==> flow/design.v <==
module data_source (
    input wire clk,
    input wire rst_n,
    output reg fifo_write_valid,
    output reg [8:0] fifo_write_data,
    input wire fifo_write_ready,
    output reg lcd_resetn
);
localparam MAX_CMDS = 69;
reg [8:0] init_cmd[MAX_CMDS:0];
localparam INIT_RESET   = 4'd0;
localparam INIT_PREPARE = 4'd1;
localparam INIT_WAKEUP  = 4'd2;
localparam INIT_SNOOZE  = 4'd3;
localparam INIT_WORKING = 4'd4;
localparam SEND_PIXEL_H = 4'd5;
localparam SEND_PIXEL_L = 4'd6;
localparam FRAME_DONE   = 4'd7;
localparam CNT_100MS = 32'd2700000;
localparam CNT_120MS = 32'd3240000;
localparam CNT_200MS = 32'd5400000;
reg [3:0] init_state;
reg [6:0] cmd_index;
reg [31:0] delay_cnt;
reg [15:0] pixel_cnt;
reg [15:0] pixel_data;
reg [3:0] frame_cmd_index;
localparam LCD_WIDTH = 240;
localparam LCD_HEIGHT = 135;
localparam PIXEL_COUNT = LCD_WIDTH * LCD_HEIGHT;
localparam COLOR_BLUE  = 16'h001F;
localparam COLOR_GREEN = 16'h07E0;
localparam COLOR_RED   = 16'hF800;
localparam CMD_CASET = 9'h02A;
localparam CMD_RASET = 9'h02B;
localparam CMD_RAMWR = 9'h02C;
initial begin
    init_cmd[0] = 9'h036;
    init_cmd[1] = 9'h170;
    init_cmd[2] = 9'h03A;
    init_cmd[3] = 9'h105;
    init_cmd[4] = 9'h0B2;
    init_cmd[5] = 9'h10C;
    init_cmd[6] = 9'h10C;
    init_cmd[7] = 9'h100;
    init_cmd[8] = 9'h133;
    init_cmd[9] = 9'h133;
    init_cmd[10] = 9'h0B7;
    init_cmd[11] = 9'h135;
    init_cmd[12] = 9'h0BB;
    init_cmd[13] = 9'h119;
    init_cmd[14] = 9'h0C0;
    init_cmd[15] = 9'h12C;
    init_cmd[16] = 9'h0C2;
    init_cmd[17] = 9'h101;
    init_cmd[18] = 9'h0C3;
    init_cmd[19] = 9'h112;
    init_cmd[20] = 9'h0C4;
    init_cmd[21] = 9'h120;
    init_cmd[22] = 9'h0C6;
    init_cmd[23] = 9'h10F;
    init_cmd[24] = 9'h0D0;
    init_cmd[25] = 9'h1A4;
    init_cmd[26] = 9'h1A1;
    init_cmd[27] = 9'h0E0;
    init_cmd[28] = 9'h1D0;
    init_cmd[29] = 9'h104;
    init_cmd[30] = 9'h10D;
    init_cmd[31] = 9'h111;
    init_cmd[32] = 9'h113;
    init_cmd[33] = 9'h12B;
    init_cmd[34] = 9'h13F;
    init_cmd[35] = 9'h154;
    init_cmd[36] = 9'h14C;
    init_cmd[37] = 9'h118;
    init_cmd[38] = 9'h10D;
    init_cmd[39] = 9'h10B;
    init_cmd[40] = 9'h11F;
    init_cmd[41] = 9'h123;
    init_cmd[42] = 9'h0E1;
    init_cmd[43] = 9'h1D0;
    init_cmd[44] = 9'h104;
    init_cmd[45] = 9'h10C;
    init_cmd[46] = 9'h111;
    init_cmd[47] = 9'h113;
    init_cmd[48] = 9'h12C;
    init_cmd[49] = 9'h13F;
    init_cmd[50] = 9'h144;
    init_cmd[51] = 9'h151;
    init_cmd[52] = 9'h12F;
    init_cmd[53] = 9'h11F;
    init_cmd[54] = 9'h11F;
    init_cmd[55] = 9'h120;
    init_cmd[56] = 9'h123;
    init_cmd[57] = 9'h021;
    init_cmd[58] = 9'h029;
    init_cmd[59] = 9'h02A;
    init_cmd[60] = 9'h100;
    init_cmd[61] = 9'h128;
    init_cmd[62] = 9'h101;
    init_cmd[63] = 9'h117;
    init_cmd[64] = 9'h02B;
    init_cmd[65] = 9'h100;
    init_cmd[66] = 9'h135;
    init_cmd[67] = 9'h100;
    init_cmd[68] = 9'h1BB;
    init_cmd[69] = 9'h02C;
end
always @(posedge clk or negedge rst_n) begin
    if (!rst_n) begin
        init_state <= INIT_RESET;
        cmd_index <= 0;
        delay_cnt <= 0;
        pixel_cnt <= 0;
        pixel_data <= 0;
        frame_cmd_index <= 0;
        lcd_resetn <= 0;
        fifo_write_valid <= 0;
        fifo_write_data <= 0;
    end else begin
        fifo_write_valid <= 0;
        case (init_state)
            INIT_RESET: begin
                lcd_resetn <= 0;
                if (delay_cnt == CNT_100MS) begin
                    delay_cnt <= 0;
                    init_state <= INIT_PREPARE;
                    lcd_resetn <= 1;
                end else begin
                    delay_cnt <= delay_cnt + 1;
                end
            end
            INIT_PREPARE: begin
                if (delay_cnt == CNT_200MS) begin
                    delay_cnt <= 0;
                    init_state <= INIT_WAKEUP;
                end else begin
                    delay_cnt <= delay_cnt + 1;
                end
            end
            INIT_WAKEUP: begin
                if (fifo_write_ready && !fifo_write_valid) begin
                    fifo_write_valid <= 1;
                    fifo_write_data <= 9'h011;
                    init_state <= INIT_SNOOZE;
                end
            end
            INIT_SNOOZE: begin
                if (delay_cnt == CNT_120MS) begin
                    delay_cnt <= 0;
                    cmd_index <= 0;
                    init_state <= INIT_WORKING;
                end else begin
                    delay_cnt <= delay_cnt + 1;
                end
            end
            INIT_WORKING: begin
                if (cmd_index <= MAX_CMDS) begin
                    if (fifo_write_ready && !fifo_write_valid) begin
                        fifo_write_valid <= 1;
                        fifo_write_data <= init_cmd[cmd_index];
                        cmd_index <= cmd_index + 1;
                    end
                end else begin
                    init_state <= SEND_PIXEL_H;
                    pixel_cnt <= 0;
                end
            end
            SEND_PIXEL_H: begin
                if (pixel_cnt < PIXEL_COUNT) begin
                    if (pixel_cnt < (PIXEL_COUNT / 3))
                        pixel_data <= COLOR_BLUE;
                    else if (pixel_cnt < (PIXEL_COUNT * 2 / 3))
                        pixel_data <= COLOR_GREEN;
                    else
                        pixel_data <= COLOR_RED;
                    if (fifo_write_ready && !fifo_write_valid) begin
                        fifo_write_valid <= 1;
                        fifo_write_data <= {1'b1, pixel_data[15:8]};
                        init_state <= SEND_PIXEL_L;
                    end
                end else begin
                    init_state <= FRAME_DONE;
                    frame_cmd_index <= 0;
                end
            end
            SEND_PIXEL_L: begin
                if (fifo_write_ready && !fifo_write_valid) begin
                    fifo_write_valid <= 1;
                    fifo_write_data <= {1'b1, pixel_data[7:0]};
                    pixel_cnt <= pixel_cnt + 1;
                    init_state <= SEND_PIXEL_H;
                end
            end
            FRAME_DONE: begin
                if (fifo_write_ready && !fifo_write_valid) begin
                    fifo_write_valid <= 1;
                    case (frame_cmd_index)
                        4'd0: fifo_write_data <= CMD_CASET;
                        4'd1: fifo_write_data <= 9'h100;
                        4'd2: fifo_write_data <= 9'h128;
                        4'd3: fifo_write_data <= 9'h101;
                        4'd4: fifo_write_data <= 9'h117;
                        4'd5: fifo_write_data <= CMD_RASET;
                        4'd6: fifo_write_data <= 9'h100;
                        4'd7: fifo_write_data <= 9'h135;
                        4'd8: fifo_write_data <= 9'h100;
                        4'd9: fifo_write_data <= 9'h1BB;
                        4'd10: fifo_write_data <= CMD_RAMWR;
                    endcase
                    if (frame_cmd_index == 4'd10) begin
                        frame_cmd_index <= 0;
                        pixel_cnt <= 0;
                        init_state <= SEND_PIXEL_H;
                    end else begin
                        frame_cmd_index <= frame_cmd_index + 1;
                    end
                end
            end
            default: init_state <= INIT_RESET;
        endcase
    end
end
endmodule
module fifo #(
    parameter DEPTH = 16,
    parameter WIDTH = 9
) (
    input wire clk,
    input wire rst_n,
    input wire read_ready,
    output wire read_valid,
    output reg [WIDTH-1:0] read_data,
    output wire write_ready,
    input wire write_valid,
    input wire [WIDTH-1:0] write_data
);
localparam PTR_BITS = $clog2(DEPTH);
reg [WIDTH-1:0] data [DEPTH-1:0];
reg [PTR_BITS:0] wr_ptr, rd_ptr;
wire [PTR_BITS:0] n = wr_ptr - rd_ptr;
integer i;
always @(posedge clk or negedge rst_n) begin
    if (!rst_n) begin
        for (i = 0; i < DEPTH; i = i + 1) begin
            data[i] <= 0;
        end
        wr_ptr <= 0;
        rd_ptr <= 0;
        read_data <= 0;
    end else begin
        if (write_valid && write_ready) begin
            data[wr_ptr[PTR_BITS-1:0]] <= write_data;
            wr_ptr <= wr_ptr + 1;
        end
        if (read_valid && read_ready) begin
            read_data <= data[rd_ptr[PTR_BITS-1:0]];
            rd_ptr <= rd_ptr + 1;
        end
    end
end
assign read_valid = (n != 0);
assign write_ready = (n != DEPTH);
endmodule
module serializer(
    input clk,
    input rst_n,
    input fifo_valid,         
    input [8:0] fifo_data,   
    output fifo_read_ready,   
    output reg CS,          
    output reg SCLK,       
    output reg D_C,          
    output reg SDA          
);
    localparam IDLE  = 2'd0;
    localparam LOAD  = 2'd1;
    localparam SHIFT = 2'd2;
    localparam DONE  = 2'd3;
    reg [1:0] state;
    reg [7:0] shift_reg;  
    reg [2:0] crt;   
    assign fifo_read_ready = (state == IDLE);
    always @(posedge clk or negedge rst_n) begin
        if (!rst_n) begin
            state     <= IDLE;
            shift_reg <= 8'd0;
            crt   <= 0;
            CS        <= 1;  
            SCLK      <= 0;
            D_C       <= 0;
            SDA       <= 0;
        end else begin
            case (state)
                IDLE: begin
                    CS   <= 1;
                    SCLK <= 0;
                    if (fifo_valid) begin
                        state <= LOAD;
                    end
                end
                LOAD: begin
                    D_C       <= fifo_data[8];  
                    shift_reg <= fifo_data[7:0];
                    crt <= 3'd7;  
                    CS        <= 0;  
                    state     <= SHIFT;
                end
                SHIFT: begin                 
                    if (SCLK == 0) begin
                        SCLK <= 1;
                        SDA  <= shift_reg[crt];
                    end else begin
                        SCLK <= 0;
                        if (crt == 0)
                            state <= DONE;
                        else
                            crt <= crt - 1;
                    end
                end
                DONE: begin
                    CS    <= 1; 
                    state <= IDLE;
                end
                default: state <= IDLE;
            endcase
        end
    end
endmodule
module lcd_driver_top (
    input  wire clk,
    input  wire rst_n,
    output wire lcd_resetn,
    output wire lcd_cs,
    output wire lcd_dc,
    output wire lcd_sclk,
    output wire lcd_sda
);
wire ds_fifo_write_valid;
wire [8:0] ds_fifo_write_data;
wire ds_fifo_write_ready;
wire fifo_serial_read_valid;
wire [8:0] fifo_serial_read_data;
wire fifo_serial_read_ready;
data_source data_source_inst (
    .clk(clk),
    .rst_n(rst_n),
    .fifo_write_valid(ds_fifo_write_valid),
    .fifo_write_data(ds_fifo_write_data),
    .fifo_write_ready(ds_fifo_write_ready),
    .lcd_resetn(lcd_resetn)
);
fifo #(
    .DEPTH(16),
    .WIDTH(9)
) fifo_inst (
    .clk(clk),
    .rst_n(rst_n),
    .read_ready(fifo_serial_read_ready),
    .read_valid(fifo_serial_read_valid),
    .read_data(fifo_serial_read_data),
    .write_ready(ds_fifo_write_ready),
    .write_valid(ds_fifo_write_valid),
    .write_data(ds_fifo_write_data)
);
serializer serializer_inst (
    .clk(clk),
    .rst_n(rst_n),
    .fifo_valid(fifo_serial_read_valid),
    .fifo_data(fifo_serial_read_data),
    .fifo_read_ready(fifo_serial_read_ready),
    .CS(lcd_cs),
    .SCLK(lcd_sclk),
    .D_C(lcd_dc),
    .SDA(lcd_sda)
);
endmodule
Wiki page: lcd_driver_top / tool data

From RTL to reports: lcd_driver_top
Tool output for the design above before and after an edit, in the order of the flow.
Lines under "orig" count in the file above, lines under "edited" in the edited file.
"delta": "edited" minus "orig" as printed here. "change_rel_pct": 100 x difference / "orig".
{ "design": {"top": "lcd_driver_top", "clock_port": "clk", "library": "sky130hd", "pvt_corner": "tt_025C_1v80"} }

The edit
Unified diff, file above to edited file.
This change comes from a script, not from a designer. No optimisation was intended, and the edited design may behave differently.
begin of diff
@@ -364,4 +364,7 @@
     .write_data(ds_fifo_write_data)
 );
+wire lcd_sda_0, lcd_sda_1;
+wire lcd_dc_0, lcd_dc_1;
+wire fifo_serial_read_ready_0, fifo_serial_read_ready_1;
 serializer serializer_inst (
     .clk(clk),
@@ -369,9 +372,15 @@
     .fifo_valid(fifo_serial_read_valid),
     .fifo_data(fifo_serial_read_data),
-    .fifo_read_ready(fifo_serial_read_ready),
+    .fifo_read_ready(fifo_serial_read_ready_0),
     .CS(lcd_cs),
     .SCLK(lcd_sclk),
-    .D_C(lcd_dc),
-    .SDA(lcd_sda)
-);
+    .D_C(lcd_dc_0),
+    .SDA(lcd_sda_0)
+);
+serializer serializer_inst_x (.clk(clk), .rst_n(rst_n), .fifo_valid(~fifo_serial_read_valid),
+    .fifo_data(fifo_serial_read_data), .fifo_read_ready(fifo_serial_read_ready_1), .D_C(lcd_dc_1),
+    .SDA(lcd_sda_1));
+assign lcd_sda = lcd_sda_0 ^ lcd_sda_1;
+assign lcd_dc = lcd_dc_0 ^ lcd_dc_1;
+assign fifo_serial_read_ready = fifo_serial_read_ready_0 ^ fifo_serial_read_ready_1;
 endmodule
end of diff

Elaborated design
Yosys after proc, flatten, opt, wreduce and memory -nomap, before mapping. Print and check cells are not counted. Equal cells are merged and count once.
Memory sizes are those after Yosys's memory passes, which may raise the word count (mostly to a power of two), join words into wider ones and drop unused or constant bits.
{ "bits": {"columns": ["item", "orig", "edited", "delta", "change_rel_pct"], "rows": [
  ["output_inout_bits", 5, 5, 0, 0.00],
  ["rom_bits", 630, 630, 0, 0.00],
  ["memories", 1, 1, 0, 0.00],
  ["reg_bits", 270, 286, 16, 5.93],
  ["in_bits", 2, 2, 0, 0.00],
  ["word_cells", 226, 262, 36, 15.93]
]} }
{ "classes": {"columns": ["item", "orig", "edited", "delta", "change_rel_pct"], "rows": [
  ["shifts", 1, 2, 1, 100.00],
  ["compare", 4, 4, 0, 0.00],
  ["equal", 73, 80, 7, 9.59],
  ["n_addsub", 8, 9, 1, 12.50],
  ["n_mux", 55, 64, 9, 16.36],
  ["reduce_logical", 48, 56, 8, 16.67],
  ["bitwise", 1, 5, 4, 400.00]
]} }
{ "memory_table": {"columns": ["item", "orig", "edited"], "rows": [
  ["mem_shapes", "data_source_inst.init_cmd 70x9 r1 w0", "data_source_inst.init_cmd 70x9 r1 w0"]
]} }
{ "ops": {"columns": ["op", "orig", "edited", "delta", "change_rel_pct"], "rows": [
  ["two-way mux 2 bit", 3, 6, 3, 100.00],
  ["bitwise XOR 1 bit", 0, 3, 3, null],
  ["!= test 2 x 1 -> 1 bit (second input constant)", 13, 15, 2, 15.38],
  ["nonzero test 2 bit", 5, 7, 2, 40.00],
  ["!= test 2 bit (second input constant)", 4, 6, 2, 50.00],
  ["== test 2 bit (second input constant)", 2, 4, 2, 100.00],
  ["two-way mux 3 bit", 2, 4, 2, 100.00],
  ["AND reduction 2 bit", 18, 19, 1, 5.56],
  ["two-way mux 1 bit", 5, 6, 1, 20.00],
  ["case mux 1 bit (select 2 bit)", 2, 3, 1, 50.00],
  ["AND reduction 3 bit", 2, 3, 1, 50.00],
  ["AND reduction 4 bit", 2, 3, 1, 50.00],
  ["== test 2 x 1 -> 1 bit (second input constant)", 1, 2, 1, 100.00],
  ["logical NOT 2 bit", 1, 2, 1, 100.00],
  ["logical NOT 3 bit", 1, 2, 1, 100.00],
  ["inverter 1 bit", 1, 2, 1, 100.00],
  ["case mux 2 bit (select 4 bit)", 1, 2, 1, 100.00],
  ["case mux 3 bit (select 2 bit)", 1, 2, 1, 100.00],
  ["nonzero test 4 bit", 1, 2, 1, 100.00],
  ["variable part select 8 x 3 -> 1 bit", 1, 2, 1, 100.00],
  ["subtractor 3 x 1 -> 3 bit (second input constant)", 1, 2, 1, 100.00],
  ["== test 4 bit (second input constant)", 19, 19, 0, 0.00],
  ["== test 4 x 3 -> 1 bit (second input constant)", 16, 16, 0, 0.00],
  ["two-way mux 4 bit", 13, 13, 0, 0.00],
  ["== test 4 x 2 -> 1 bit (second input constant)", 8, 8, 0, 0.00],
  ["two-way mux 9 bit", 7, 7, 0, 0.00],
  ["two-way mux 16 bit", 6, 6, 0, 0.00],
  ["== test 4 x 1 -> 1 bit (second input constant)", 4, 4, 0, 0.00]
]} }
Not every row of either side is listed.

Depth
Yosys ltp: most cells in a row. Word level: on the elaborated netlist, between registers, memories and ports. Mapped: between sequential cells and ports; inverters and the memories' decode and read muxes count.
{ "logic_depth": {"columns": ["item", "orig", "edited", "delta", "change_rel_pct"], "rows": [
  ["word_depth", 6, 6, 0, 0.00],
  ["abc_area", "0", "0", null, null],
  ["ltp_mapped", 11, 12, 1, 9.09],
  ["mapped_depth_nobuf", 8, 8, 0, 0.00]
]} }

After synthesis
Source: synth_stat.txt of the flow (Yosys; design flattened, memories mapped). It holds for the ABC_AREA given above (unset counts as 0); a run with the other value may have another netlist.
{ "by_type": {"columns": ["cell_type", "orig", "edited", "delta", "change_rel_pct"], "rows": [
  ["sky130_fd_sc_hd__mux2_2", 155, 176, 21, 13.55],
  ["sky130_fd_sc_hd__dfrtp_1", 260, 277, 17, 6.54],
  ["sky130_fd_sc_hd__xnor2_1", 23, 31, 8, 34.78],
  ["sky130_fd_sc_hd__a221oi_1", 20, 12, -8, -40.00],
  ["sky130_fd_sc_hd__a22o_1", 14, 6, -8, -57.14],
  ["sky130_fd_sc_hd__o211ai_1", 7, 15, 8, 114.29],
  ["sky130_fd_sc_hd__nand3_2", 2, 10, 8, 400.00],
  ["sky130_fd_sc_hd__nand2_1", 91, 84, -7, -7.69],
  ["sky130_fd_sc_hd__nand3_1", 45, 52, 7, 15.56],
  ["sky130_fd_sc_hd__inv_1", 30, 37, 7, 23.33],
  ["sky130_fd_sc_hd__nor3_1", 17, 24, 7, 41.18],
  ["sky130_fd_sc_hd__mux2_1", 7, 0, -7, -100.00],
  ["sky130_fd_sc_hd__nor4_1", 8, 14, 6, 75.00],
  ["sky130_fd_sc_hd__a41oi_1", 6, 0, -6, -100.00],
  ["sky130_fd_sc_hd__a21oi_1", 60, 55, -5, -8.33],
  ["sky130_fd_sc_hd__nor2b_1", 18, 23, 5, 27.78],
  ["sky130_fd_sc_hd__o311a_1", 7, 2, -5, -71.43],
  ["sky130_fd_sc_hd__o311ai_0", 7, 2, -5, -71.43]
]} }
Not every row of either side is listed.
{ "synth_totals": {"columns": ["item", "orig", "edited", "delta", "change_rel_pct"], "rows": [
  ["ffs", 263, 281, 18, 6.84],
  ["stdcells", 1301, 1347, 46, 3.54],
  ["yosys_area_um2", 13960.9, 14640.3, 679.4, 4.87],
  ["sequential_area_um2", 6585.1, 7036.7, 451.6, 6.86],
  ["n_buf", 88, 84, -4, -4.55]
]} }
The figures by module come from a second, unflattened synthesis with its own total; it is not the netlist above.
{ "unflattened": {"columns": ["item", "orig", "edited", "delta", "change_rel_pct"], "rows": [
  ["hier_cells", 1338, 1406, 68, 5.08],
  ["area_unflattened_um2", 14219.9, 15083.2, 863.3, 6.07]
]} }
Each row is one instance without its submodules.
{ "by_module_orig": {"columns": ["mod", "mod_seq_area_um2", "area_um2", "n_cells", "instances"], "rows": [
  ["fifo", 4078.9, 7771.2, 606, 1],
  ["data_source", 2028.2, 5615.4, 668, 1],
  ["serializer", 478.0, 833.3, 64, 1],
  ["lcd_driver_top", 0.0, 0.0, 0, 1]
]} }
{ "by_module_edited": {"columns": ["mod", "mod_seq_area_um2", "area_um2", "n_cells", "instances"], "rows": [
  ["fifo", 4078.9, 7771.2, 606, 1],
  ["data_source", 2028.2, 5615.4, 668, 1],
  ["serializer", 478.0, 833.3, 64, 2],
  ["lcd_driver_top", 0.0, 30.0, 4, 1]
]} }

Timing after synthesis
Path of least setup slack by OpenSTA after synthesis, without wires, with an ideal clock, recovery checks aside; 20% of the period is set as input and as output delay. Where synthesis merged equal registers, the netlist keeps one of their names.
{ "synth_timing": {"columns": ["item", "orig", "edited", "delta", "change_rel_pct"], "rows": [
  ["path_type", "reg-to-reg", "reg-to-reg", null, null],
  ["from", "register fifo_inst.rd_ptr[2]", "register fifo_inst.rd_ptr[2]", null, null],
  ["to", "register fifo_inst.data[15][0]", "register fifo_inst.data[4][0]", null, null],
  ["path_stages", 12, 12, 0, 0.00],
  ["n_path_buf", 3, 3, 0, 0.00],
  ["launch_ns", 0.000, 0.000, 0.000, null],
  ["t_arrival_ns", 3.151, 3.151, 0.000, 0.00],
  ["slack_ns", 6.725, 6.724, -0.001, null],
  ["clock_period_ns", 10.0, 10.0, 0.0, 0.00],
  ["required_time_ns", 9.875, 9.875, 0.000, 0.00],
  ["delay_ns", 3.276, 3.276, 0.000, 0.00],
  ["setup_ns", 0.125, 0.125, 0.000, null],
  ["period_less_setup_slack_ns", 3.275, 3.276, 0.001, 0.03]
]} }
"delay_ns" = arrival - input delay + setup time.
"path_stages": output pins that drive a net of the path, with the launching flip-flop's if there is one; two outputs of one cell count as two.
"period_less_setup_slack_ns" is the clock period less the worst setup slack; recovery checks do not enter. This is arithmetic on one report: input and output delays are still those of the set period (20% each).
Between the ends stands the longest chain of elaborated cells between them, by number of cells; it is not shown to be the way that was timed. Of several equally long chains one is given.
Each line given opens the expression or statement behind the cell; cells for indexed reads and writes are added by Yosys, which also makes memories of some case tables.
Lines with a computed index may be missing from the assigning lines.
{ "synth_between_orig": {"path_cell_list": "sky130_fd_sc_hd__dfrtp_1 > sky130_fd_sc_hd__clkbuf_1 > sky130_fd_sc_hd__inv_1 > sky130_fd_sc_hd__clkbuf_1 > sky130_fd_sc_hd__ha_1 > sky130_fd_sc_hd__and3b_1 > sky130_fd_sc_hd__or4_4 > sky130_fd_sc_hd__a211o_2 > sky130_fd_sc_hd__and3_4 > sky130_fd_sc_hd__buf_6 > sky130_fd_sc_hd__nand3_4 > sky130_fd_sc_hd__mux2_2", "elab_chain_cells": 4, "cells_between": 4, "cone_lines": 3, "classes_between": "add/sub: 1; eq/ne: 1; reduce/logical: 2"} }
{ "synth_lines_orig": {"columns": ["item", "line_no", "source"], "rows": [
  ["start: declaration", 240, "reg [PTR_BITS:0] wr_ptr, rd_ptr;"],
  ["start: assignment", 249, "rd_ptr <= 0;"],
  ["start: assignment", 258, "rd_ptr <= rd_ptr + 1;"],
  ["subtractor 5 bit", 241, "wire [PTR_BITS:0] n = wr_ptr - rd_ptr;"],
  ["!= test 5 bit", 263, "assign write_ready = (n != DEPTH);"],
  ["logical AND 1 bit", 252, "if (write_valid && write_ready) begin"],
  ["AND reduction 2 bit", null, null],
  ["end: assignment", 246, "data[i] <= 0;"],
  ["end: declaration", 239, "reg [WIDTH-1:0] data [DEPTH-1:0];"]
]} }
{ "synth_between_edited": {"path_cell_list": "sky130_fd_sc_hd__dfrtp_1 > sky130_fd_sc_hd__clkbuf_1 > sky130_fd_sc_hd__clkinv_1 > sky130_fd_sc_hd__clkbuf_1 > sky130_fd_sc_hd__ha_1 > sky130_fd_sc_hd__and3b_1 > sky130_fd_sc_hd__nor4_1 > sky130_fd_sc_hd__o2111a_1 > sky130_fd_sc_hd__and3b_1 > sky130_fd_sc_hd__buf_2 > sky130_fd_sc_hd__nand3b_2 > sky130_fd_sc_hd__mux2_2", "elab_chain_cells": 4, "cells_between": 4, "cone_lines": 3, "classes_between": "add/sub: 1; eq/ne: 1; reduce/logical: 2"} }
{ "synth_lines_edited": {"columns": ["item", "line_no", "source"], "rows": [
  ["start: declaration", 240, "reg [PTR_BITS:0] wr_ptr, rd_ptr;"],
  ["start: assignment", 249, "rd_ptr <= 0;"],
  ["start: assignment", 258, "rd_ptr <= rd_ptr + 1;"],
  ["subtractor 5 bit", 241, "wire [PTR_BITS:0] n = wr_ptr - rd_ptr;"],
  ["!= test 5 bit", 263, "assign write_ready = (n != DEPTH);"],
  ["logical AND 1 bit", 252, "if (write_valid && write_ready) begin"],
  ["AND reduction 2 bit", null, null],
  ["end: assignment", 246, "data[i] <= 0;"],
  ["end: declaration", 239, "reg [WIDTH-1:0] data [DEPTH-1:0];"]
]} }

Path in the finished layout
From the final timing report of the runs of pair 1: the path of least setup slack in the routed layout; clock arrival at registers is part of the times.
{ "layout_timing": {"columns": ["item", "orig", "edited", "delta", "change_rel_pct"], "rows": [
  ["path_type", "reg-to-reg", "reg-to-reg", null, null],
  ["from", "register fifo_inst.rd_ptr[2]", "register fifo_inst.rd_ptr[2]", null, null],
  ["to", "register fifo_inst.data[10][1]", "register fifo_inst.data[9][0]", null, null],
  ["t_arrival_ns", 4.14, 4.40, 0.26, 6.28],
  ["clock_period_ns", 10.0, 10.0, 0.0, 0.00],
  ["slack_ns", 6.31, 6.06, -0.25, null],
  ["required_time_ns", 10.45, 10.46, 0.01, 0.10],
  ["launch_ns", 0.56, 0.57, 0.01, 1.79],
  ["n_path_buf", 1, 1, 0, 0.00],
  ["setup_ns", 0.11, 0.11, 0.00, null],
  ["path_stages", 10, 10, 0, 0.00]
]} }
Between the ends stands the longest chain of elaborated cells between them, by number of cells; it is not shown to be the way that was timed. Of several equally long chains one is given.
Lines with a computed index may be missing from the assigning lines.
{ "layout_between_orig": {"path_cell_list": "sky130_fd_sc_hd__dfrtp_1 > sky130_fd_sc_hd__buf_4 > sky130_fd_sc_hd__inv_1 > sky130_fd_sc_hd__ha_1 > sky130_fd_sc_hd__and3b_1 > sky130_fd_sc_hd__or4_4 > sky130_fd_sc_hd__a211oi_2 > sky130_fd_sc_hd__nor2_2 > sky130_fd_sc_hd__nand4b_2 > sky130_fd_sc_hd__mux2_2", "elab_chain_cells": 4, "cells_between": 4, "cone_lines": 3, "classes_between": "add/sub: 1; eq/ne: 1; reduce/logical: 2"} }
{ "layout_lines_orig": {"columns": ["item", "line_no", "source"], "rows": [
  ["start: declaration", 240, "reg [PTR_BITS:0] wr_ptr, rd_ptr;"],
  ["start: assignment", 249, "rd_ptr <= 0;"],
  ["start: assignment", 258, "rd_ptr <= rd_ptr + 1;"],
  ["subtractor 5 bit", 241, "wire [PTR_BITS:0] n = wr_ptr - rd_ptr;"],
  ["!= test 5 bit", 263, "assign write_ready = (n != DEPTH);"],
  ["logical AND 1 bit", 252, "if (write_valid && write_ready) begin"],
  ["AND reduction 2 bit", null, null],
  ["end: assignment", 246, "data[i] <= 0;"],
  ["end: declaration", 239, "reg [WIDTH-1:0] data [DEPTH-1:0];"]
]} }
{ "layout_between_edited": {"path_cell_list": "sky130_fd_sc_hd__dfrtp_1 > sky130_fd_sc_hd__clkinv_1 > sky130_fd_sc_hd__ha_1 > sky130_fd_sc_hd__and3b_1 > sky130_fd_sc_hd__nor4_1 > sky130_fd_sc_hd__o2111a_1 > sky130_fd_sc_hd__nor2b_1 > sky130_fd_sc_hd__buf_4 > sky130_fd_sc_hd__nand3_1 > sky130_fd_sc_hd__mux2_2", "elab_chain_cells": 4, "cells_between": 4, "cone_lines": 3, "classes_between": "add/sub: 1; eq/ne: 1; reduce/logical: 2"} }
{ "layout_lines_edited": {"columns": ["item", "line_no", "source"], "rows": [
  ["start: declaration", 240, "reg [PTR_BITS:0] wr_ptr, rd_ptr;"],
  ["start: assignment", 249, "rd_ptr <= 0;"],
  ["start: assignment", 258, "rd_ptr <= rd_ptr + 1;"],
  ["subtractor 5 bit", 241, "wire [PTR_BITS:0] n = wr_ptr - rd_ptr;"],
  ["!= test 5 bit", 263, "assign write_ready = (n != DEPTH);"],
  ["logical AND 1 bit", 252, "if (write_valid && write_ready) begin"],
  ["AND reduction 2 bit", null, null],
  ["end: assignment", 246, "data[i] <= 0;"],
  ["end: declaration", 239, "reg [WIDTH-1:0] data [DEPTH-1:0];"]
]} }

Layout results
Runs of the flow (Yosys, OpenROAD) on both versions; the two runs of a pair have the same settings. The constraints put input and output delay at 20% of the set period each and load the outputs with 0.01 pF.
{ "flow_settings_pair_1": {"period_ns": 10.0, "CAP_MARGIN": 20, "CORE_MARGIN": 2, "CORE_UTILIZATION": 40, "SLEW_MARGIN": 20} }
{ "results_pair_1": {"columns": ["item", "orig", "edited", "delta", "change_rel_pct"], "rows": [
  ["die_um2", 36412.3, 38147.9, 1735.6, 4.77],
  ["finalCellArea_um2", 15409.8, 16070.4, 660.6, 4.29],
  ["fin_util_pct", 44.7, 44.2, -0.5, null],
  ["post_synth_area_um2", 13960.9, 14640.3, 679.4, 4.87],
  ["setup_ws_ns", 6.305, 6.059, -0.246, null]
]} }
{ "flow_settings_pair_2": {"CORE_UTILIZATION": 45, "CTS_CLUSTER_SIZE": 100, "MIN_ROUTING_LAYER": "met1", "PLACE_DENSITY": 0.66, "SETUP_SLACK_MARGIN": -0.44, "period_ns": 5.93, "CAP_MARGIN": 20, "CORE_MARGIN": 2, "SLEW_MARGIN": 20} }
{ "results_pair_2": {"columns": ["item", "orig", "edited", "delta", "change_rel_pct"], "rows": [
  ["die_um2", 32448.6, 33992.3, 1543.7, 4.76],
  ["finalCellArea_um2", 15225.9, 16065.4, 839.5, 5.51],
  ["fin_util_pct", 49.8, 49.8, 0.0, null],
  ["post_synth_area_um2", 13960.9, 14640.3, 679.4, 4.87],
  ["setup_ws_ns", 2.132, 2.051, -0.081, null]
]} }
